==> flow/design.v <==
module CORDIC_COS_SIN #(
    parameter DATA_WIDTH = 16,
    parameter PHASE_WIDTH = 32,
    parameter STAGE = 16
) (
    input clk,
    input rst,
    input en,
    input mode,      
    input signed [DATA_WIDTH-1:0] x0,
    input signed [DATA_WIDTH-1:0] y0,
    input signed [PHASE_WIDTH-1:0] phase,    
    output valid,
    output [DATA_WIDTH:0] cos,
    output [DATA_WIDTH:0] sin
);
parameter K = 32'd39797;     
parameter [PHASE_WIDTH*STAGE-1:0] atan = {32'd128, 32'd256, 32'd448, 32'd896, 32'd1856, 32'd3648, 32'd7360, 32'd14656, 32'd29312,
                                         32'd58688, 32'd117312, 32'd234368, 32'd466944, 32'd919872, 32'd1740992, 32'd2949120};
integer i, j;
wire [1:0] quadrant;
assign quadrant = phase[PHASE_WIDTH-1:PHASE_WIDTH-2];
reg signed [DATA_WIDTH:0] x_pre;
reg signed [DATA_WIDTH:0] y_pre;
reg signed [PHASE_WIDTH-1:0] z_pre;
reg signed [DATA_WIDTH:0] x [0:STAGE-1];
reg signed [DATA_WIDTH:0] y [0:STAGE-1];
reg signed [PHASE_WIDTH-1:0] z [0:STAGE-1];
reg signed [DATA_WIDTH:0] x_shift [0:STAGE-1]; 
reg signed [DATA_WIDTH:0] y_shift [0:STAGE-1];
reg [STAGE-1:0] sign;
always @(*) begin
    for(i=0; i<STAGE; i=i+1)begin
        x_shift[i] = x[i] >>> i;
        y_shift[i] = y[i] >>> i;
        sign[i] = z[i][PHASE_WIDTH-1];
    end
end
wire [DATA_WIDTH:0] x0_pos, x0_neg;
wire [DATA_WIDTH:0] y0_pos, y0_neg;
assign x0_pos = (x0 == 0) ? 0 : {1'b0, x0};
assign x0_neg = (x0 == 0) ? 0 : {1'b1, (~x0)+16'b1};
assign y0_pos = (y0 == 0) ? 0 : {1'b0, y0};
assign y0_neg = (y0 == 0) ? 0 : {1'b1, (~y0)+16'b1};
always @(posedge clk or posedge rst) begin
    if(rst)begin
        x_pre <= 0;
        y_pre <= 0;
        z_pre <= 0;
    end
    else begin
        if(en)begin
            case (quadrant)
                0:begin
                    x_pre <= x0_pos;
                    y_pre <= y0_pos;
                    z_pre <= phase;
                end
                1:begin
                    x_pre <= y0_neg;
                    y_pre <= x0_pos;
                    z_pre <= {2'b00, phase[29:0]};
                end
                2:begin
                    x_pre <= y0_pos;
                    y_pre <= x0_neg;
                    z_pre <= {2'b11, phase[29:0]};
                end
                3:begin
                    x_pre <= x0_pos;
                    y_pre <= y0_pos;
                    z_pre <= phase;
                end
            endcase
        end
        else begin
            x_pre <= 0;
            y_pre <= 0;
            z_pre <= 0;
        end
    end
end
always @(posedge clk or posedge rst) begin
    if(rst)begin
        for(i=0; i<STAGE; i=i+1)begin
            x[i] <= 0;
            y[i] <= 0;
            z[i] <= 0;
        end
    end
    else begin
        x[0] <= x_pre;
        y[0] <= y_pre;
        z[0] <= z_pre;
        for(i=0; i<STAGE-1; i=i+1)begin    
            x[i+1] <= sign[i] ? x[i]+y_shift[i] : x[i]-y_shift[i];
            y[i+1] <= sign[i] ? y[i]-x_shift[i] : y[i]+x_shift[i];
            z[i+1] <= sign[i] ? z[i]+atan[32*(i+1)-1 -: 32] : z[i]-atan[32*(i+1)-1 -: 32];
        end
    end
end
assign cos = x[STAGE-1];
assign sin = y[STAGE-1];
assign valid = en_dly[STAGE];
reg [4:0] cnt;
always @(posedge clk or posedge rst) begin
    if(rst)begin
        cnt <= 0;
    end
    else begin
        if(cnt == 0)begin
            if(en)begin
                cnt <= cnt + 1;
            end
        end
        else begin
            cnt <= (cnt == 16) ? 0 : cnt+1;
        end
    end
end
reg [STAGE:0] en_dly;
always @(posedge clk or posedge rst) begin
    if(rst)begin
        en_dly <= 0;
    end
    else begin
        en_dly[0] <= en;
        for(i=0; i<STAGE; i=i+1)begin
            en_dly[i+1] <= en_dly[i];
        end
    end
end
endmodule
=== Reports on CORDIC_COS_SIN ===
The steps from the RTL of CORDIC_COS_SIN to its reports follow in flow order.
Lines are those of the file above, counted from 1.
Cell names lack the library's common part.
The mark -- stands for no value.

* Top: CORDIC_COS_SIN
* Clock: clk
* Cell library: sky130hd
* Corner: tt_025C_1v80

=== Elaborated design ===
Yosys after proc, flatten, opt, wreduce and memory -nomap, before mapping. Enables and synchronous resets that opt folds into registers are not counted as muxes. Print and check cells are not counted. Equal cells are merged and count once.

* Clocked read ports x word width: 0
* Word-level cells: 203
* Bits in read-only memories: 0
* Memory cells: 0
* Input bits: 68
* Output and inout bits: 35
* Register bits after elaboration: 1,107
* RAM bits: 0
* Bits in latches: 0

* Mux-type cells: 54
* Shift-type cells: 0
* Magnitude comparators: 0
* Eq/ne operators: 3
* Reductions and logical operators: 4
* Divide/modulo/power cells: 0
* Add/subtract/negate cells: 89
* $mul: 0
* Bitwise operators: 2

{| class="wikitable"
|+ Operators by type and width
! cell !! number
|-
| 2-to-1 mux 17 bit || 34
|-
| 2-to-1 mux 32 bit || 15
|-
| parallel mux 17 bit (select 3 bit) || 2
|-
| parallel mux 32 bit (select 3 bit) || 1
|-
| adder 17 x 10 -> 17 bit || 2
|-
| subtractor 17 x 10 -> 17 bit || 2
|-
| adder 17 x 11 -> 17 bit || 2
|-
| subtractor 17 x 11 -> 17 bit || 2
|-
| adder 17 x 12 -> 17 bit || 2
|-
| subtractor 17 x 12 -> 17 bit || 2
|-
| adder 17 x 13 -> 17 bit || 2
|-
| subtractor 17 x 13 -> 17 bit || 2
|-
| adder 17 x 14 -> 17 bit || 2
|-
| subtractor 17 x 14 -> 17 bit || 2
|-
| adder 17 x 15 -> 17 bit || 2
|-
| subtractor 17 x 15 -> 17 bit || 2
|-
| adder 17 x 16 -> 17 bit || 2
|-
| subtractor 17 x 16 -> 17 bit || 2
|-
| subtractor 17 bit || 2
|-
| adder 17 x 3 -> 17 bit || 2
|-
| subtractor 17 x 3 -> 17 bit || 2
|-
| adder 17 x 4 -> 17 bit || 2
|-
| subtractor 17 x 4 -> 17 bit || 2
|-
| adder 17 x 5 -> 17 bit || 2
|-
| subtractor 17 x 5 -> 17 bit || 2
|-
| adder 17 x 6 -> 17 bit || 2
|-
| subtractor 17 x 6 -> 17 bit || 2
|-
| adder 17 x 7 -> 17 bit || 2
|}

Not listed: further kinds 42, cells in them 52.

=== Logic depth ===
Longest topological path by Yosys (ltp), each cell counted once; first at word level (registers and memories cut), then after technology mapping (sequential cells cut; the memories' decode and read muxes count).

* Depth after elaboration: 5
* ABC_AREA: 0
* Gate-level depth with buffers: 16
* Gate-level depth less buffers: 16

=== Netlist ===
Yosys stat after the flow's synthesis: flattened, memories mapped to cells. It holds for the ABC_AREA given above (unset counts as 0); a run with the other value may have another netlist.

{| class="wikitable"
|+ Cells by type
! cell !! number !! area in all (um^2)
|-
| dfrtp_1 || 983 || 2.46E+04
|-
| ha_1 || 882 || 1.1E+04
|-
| xnor2_1 || 578 || 5.06E+03
|-
| a21oi_1 || 674 || 3.37E+03
|-
| xor2_1 || 273 || 2.39E+03
|-
| nor2_1 || 554 || 2.08E+03
|-
| o21ai_0 || 395 || 1.98E+03
|-
| inv_1 || 452 || 1.7E+03
|-
| nand2_1 || 422 || 1.58E+03
|-
| a21o_1 || 198 || 1.49E+03
|-
| nor3_1 || 201 || 1.01E+03
|-
| fa_1 || 44 || 880.845
|-
| nand3_1 || 162 || 810.778
|-
| a211oi_1 || 99 || 743.213
|-
| nor2b_1 || 108 || 675.648
|-
| and3_1 || 100 || 625.6
|-
| o21bai_1 || 81 || 608.083
|-
| and2_1 || 92 || 575.552
|}

Not listed: further types 64, cells in them 910.

* Buffers: 88
* Cells in the netlist: 7,208
* Mapped area: 67,911.4 um^2
* Flip-flop cells: 983
* Area of sequential cells: 24,598.6 um^2

=== Path before layout ===
Source: OpenSTA report_checks on the synthesized netlist (no wires, ideal clock, input and output delay 20% of the period each), path of least setup slack; recovery checks are left aside. Register names are those of the netlist, which keeps one name where synthesis merged equal registers.

* Path type: flip-flop to flip-flop
* From: reg z[11][31]
* To: reg z[12][30]
* Stages: 14
* Time at the first pin: 0.000 ns
* Required time: 4.933 ns
* Setup time: 0.067 ns
* Clock period: 5.0 ns
* Delay of the path: 4.045 ns
* Buffers on the path: 2
* Data arrival time: 3.978 ns
* Slack: 0.954 ns
* Synthesis period reached: 4.046 ns

"delay of the path" = arrival - input delay + setup time.
"stages" counts driving pins, that of a launching flip-flop among them; a cell with two outputs on the path counts twice.
"synthesis period reached" is the clock period less the worst setup slack; recovery checks do not enter. This is arithmetic on one report: input and output delays are still those of the set period (20% each).
Between the ends stands the longest chain of elaborated cells between them, by number of cells; it is not shown to be the way that was timed. Of several equally long chains one is given.
A line is the first line of the expression or statement that the cell stems from. Yosys adds cells for indexed reads and writes and turns some case tables into memories.

* Path through: dfrtp_1 -> clkbuf_1 -> inv_1 -> clkbuf_1 -> fa_1 -> a211oi_1 -> nor2_1 -> o41a_1 -> a221oi_2 -> o311ai_1 -> o41ai_1 -> o21ai_0 -> a2111oi_0 -> a311o_1
* Length of the longest elaborated chain: 1
* Elaborated cells on any way between the ends: 1
* Source lines of those cells: 1
* Classes of those cells: 1 x mux

{| class="wikitable"
|+ RTL lines, path post-synthesis
! item !! line !! source
|-
| from (decl) || 28 || <nowiki>reg signed [PHASE_WIDTH-1:0] z [0:STAGE-1];</nowiki>
|-
| from (assign) || 88 || <nowiki>z[i] <= 0;</nowiki>
|-
| from (assign) || 98 || <nowiki>z[i+1] <= sign[i] ? z[i]+atan[32*(i+1)-1 -: 32] : z[i]-atan[32*(i+1)-1 -: 32];</nowiki>
|-
| 2-to-1 mux 32 bit || 98 ||
|-
| to (assign) || 88 ||
|-
| to (assign) || 98 ||
|-
| to (decl) || 28 ||
|}

=== Timing after layout ===
From the final timing report of run 1: the path of least setup slack in the routed layout; clock arrival at registers is part of the times.

* Path type: flip-flop to flip-flop
* From: reg z[10][31]
* To: reg z[11][31]
* Clock period: 5.0 ns
* Slack: -0.04 ns
* Time at the first pin: 0.85 ns
* Data arrival time: 5.74 ns
* Buffers on the path: 1
* Setup time: 0.15 ns
* Stages: 12
* Required time: 5.71 ns

Between the ends stands the longest chain of elaborated cells between them, by number of cells; it is not shown to be the way that was timed. Of several equally long chains one is given.

* Path through: dfrtp_1 -> clkinv_1 -> buf_4 -> ha_1 -> or3_1 -> o211ai_1 -> a21oi_1 -> o21ai_0 -> a21boi_0 -> o21ai_0 -> o221ai_1 -> a21oi_1
* Length of the longest elaborated chain: 2
* Elaborated cells on any way between the ends: 3
* Source lines of those cells: 1
* Classes of those cells: 2 x add/sub; 1 x mux

{| class="wikitable"
|+ RTL lines, path post-layout
! item !! line !! source
|-
| from (decl) || 28 || <nowiki>reg signed [PHASE_WIDTH-1:0] z [0:STAGE-1];</nowiki>
|-
| from (assign) || 88 || <nowiki>z[i] <= 0;</nowiki>
|-
| from (assign) || 98 || <nowiki>z[i+1] <= sign[i] ? z[i]+atan[32*(i+1)-1 -: 32] : z[i]-atan[32*(i+1)-1 -: 32];</nowiki>
|-
| subtractor 32 x 12 -> 32 bit || 98 ||
|-
| 2-to-1 mux 32 bit || 98 ||
|-
| to (assign) || 88 ||
|-
| to (assign) || 98 ||
|-
| to (decl) || 28 ||
|}

Memo
Re: implementation data of CORDIC_COS_SIN

Measured results for CORDIC_COS_SIN: 3 stored runs of the Yosys and OpenROAD flow on sky130hd. The settings differ; the order carries no meaning. The constraints put input and output delay at 20% of the set period each and load the outputs with 0.01 pF.
"achieved clock period": clock period set for the run, less the worst setup slack. It is reckoned from that one timing run; input and output delays stay at 20% of the period that was set.
By "worst setup path time" is meant the share of the clock period that the worst setup path is allowed (20% is reserved at inputs, 20% at outputs), minus its slack. Clock arrival times at its registers enter into it.

Run 1
==> flow/run.sh <==
#!/bin/bash
# the make line also repeats the synthesis and layout settings of config.mk as NAME=value (left out here)
make -C /OpenROAD-flow-scripts/flow DESIGN_CONFIG=/design/flow/config.mk WORK_HOME=/design/flow/orfs CLKGATE_MAP_FILE= finish
==> flow/config.mk <==
export PLATFORM = sky130hd
export DESIGN_NAME = CORDIC_COS_SIN
export DESIGN_NICKNAME = CORDIC_COS_SIN
export VERILOG_FILES = /design/flow/design.v
export SDC_FILE = /design/flow/constraint.sdc
export NUM_CORES = 4
export LEC_CHECK = 0
export CAP_MARGIN = 20
export CELL_PAD_IN_SITES_DETAIL_PLACEMENT = 2
export CORE_MARGIN = 8
export CORE_UTILIZATION = 40
export SLEW_MARGIN = 20
==> flow/constraint.sdc <==
create_clock -name core_clock -period 5.0 [get_ports {clk}]
set_input_delay 1.0000 -clock core_clock [delete_from_list [all_inputs] [get_ports {clk}]]
set_output_delay 1.0000 -clock core_clock [all_outputs]
set_load 0.01 [all_outputs]

==> results of run 1 <==
chip area after synthesis (Yosys): 67,911.4 um^2
die area: 183,218.0 um^2
standard-cell area of the final layout: 75,992.9 um^2
utilization: 44.9%
worst setup slack after layout: -0.036 ns
total negative slack: -0.036 ns
worst hold slack: 0.344 ns
achieved clock period: 5.036 ns
worst setup path time: 5.04 ns
worst setup path kind: flip-flop to flip-flop

Run 2
==> flow/run.sh <==
#!/bin/bash
# the make line also repeats the synthesis and layout settings of config.mk as NAME=value (left out here)
make -C /OpenROAD-flow-scripts/flow DESIGN_CONFIG=/design/flow/config.mk WORK_HOME=/design/flow/orfs CLKGATE_MAP_FILE= finish
==> flow/config.mk <==
export PLATFORM = sky130hd
export DESIGN_NAME = CORDIC_COS_SIN
export DESIGN_NICKNAME = CORDIC_COS_SIN
export VERILOG_FILES = /design/flow/design.v
export SDC_FILE = /design/flow/constraint.sdc
export NUM_CORES = 4
export LEC_CHECK = 0
export ABC_AREA = 0
export CAP_MARGIN = 20
export CORE_ASPECT_RATIO = 0.52
export CORE_MARGIN = 2
export CORE_UTILIZATION = 38
export CTS_CLUSTER_DIAMETER = 117
export PLACE_DENSITY_LB_ADDON = 0.06
export SETUP_SLACK_MARGIN = 1.31
export SLEW_MARGIN = 20
==> flow/constraint.sdc <==
create_clock -name core_clock -period 5.77 [get_ports {clk}]
set_input_delay 1.1540 -clock core_clock [delete_from_list [all_inputs] [get_ports {clk}]]
set_output_delay 1.1540 -clock core_clock [all_outputs]
set_load 0.01 [all_outputs]

==> results of run 2 <==
chip area after synthesis (Yosys): 67,911.4 um^2
die area: 182,294.0 um^2
standard-cell area of the final layout: 75,527.4 um^2
utilization: 42.7%
worst setup slack after layout: 1.565 ns
total negative slack: 0.000 ns
worst hold slack: 0.340 ns
achieved clock period: 4.205 ns
worst setup path time: 4.21 ns
worst setup path kind: flip-flop to flip-flop

Run 3
==> flow/run.sh <==
#!/bin/bash
# the make line also repeats the synthesis and layout settings of config.mk as NAME=value (left out here)
make -C /OpenROAD-flow-scripts/flow DESIGN_CONFIG=/design/flow/config.mk WORK_HOME=/design/flow/orfs CLKGATE_MAP_FILE= finish
==> flow/config.mk <==
export PLATFORM = sky130hd
export DESIGN_NAME = CORDIC_COS_SIN
export DESIGN_NICKNAME = CORDIC_COS_SIN
export VERILOG_FILES = /design/flow/design.v
export SDC_FILE = /design/flow/constraint.sdc
export NUM_CORES = 4
export LEC_CHECK = 0
export ABC_AREA = 0
export CAP_MARGIN = 35
export CELL_PAD_IN_SITES_DETAIL_PLACEMENT = 2
export CORE_MARGIN = 2
export CORE_UTILIZATION = 27
export CTS_CLUSTER_DIAMETER = 349
export CTS_CLUSTER_SIZE = 70
export PLACE_DENSITY_LB_ADDON = 0.03
export SETUP_SLACK_MARGIN = -0.21
export SLEW_MARGIN = 25
==> flow/constraint.sdc <==
create_clock -name core_clock -period 2.87 [get_ports {clk}]
set_input_delay 0.5740 -clock core_clock [delete_from_list [all_inputs] [get_ports {clk}]]
set_output_delay 0.5740 -clock core_clock [all_outputs]
set_load 0.01 [all_outputs]

==> results of run 3 <==
chip area after synthesis (Yosys): 67,911.4 um^2
die area: 255,550.0 um^2
standard-cell area of the final layout: 97,965.2 um^2
utilization: 39.1%
worst setup slack after layout: -0.443 ns
total negative slack: -21.767 ns
worst hold slack: 0.199 ns
achieved clock period: 3.313 ns
worst setup path time: 3.31 ns
worst setup path kind: flip-flop to flip-flop
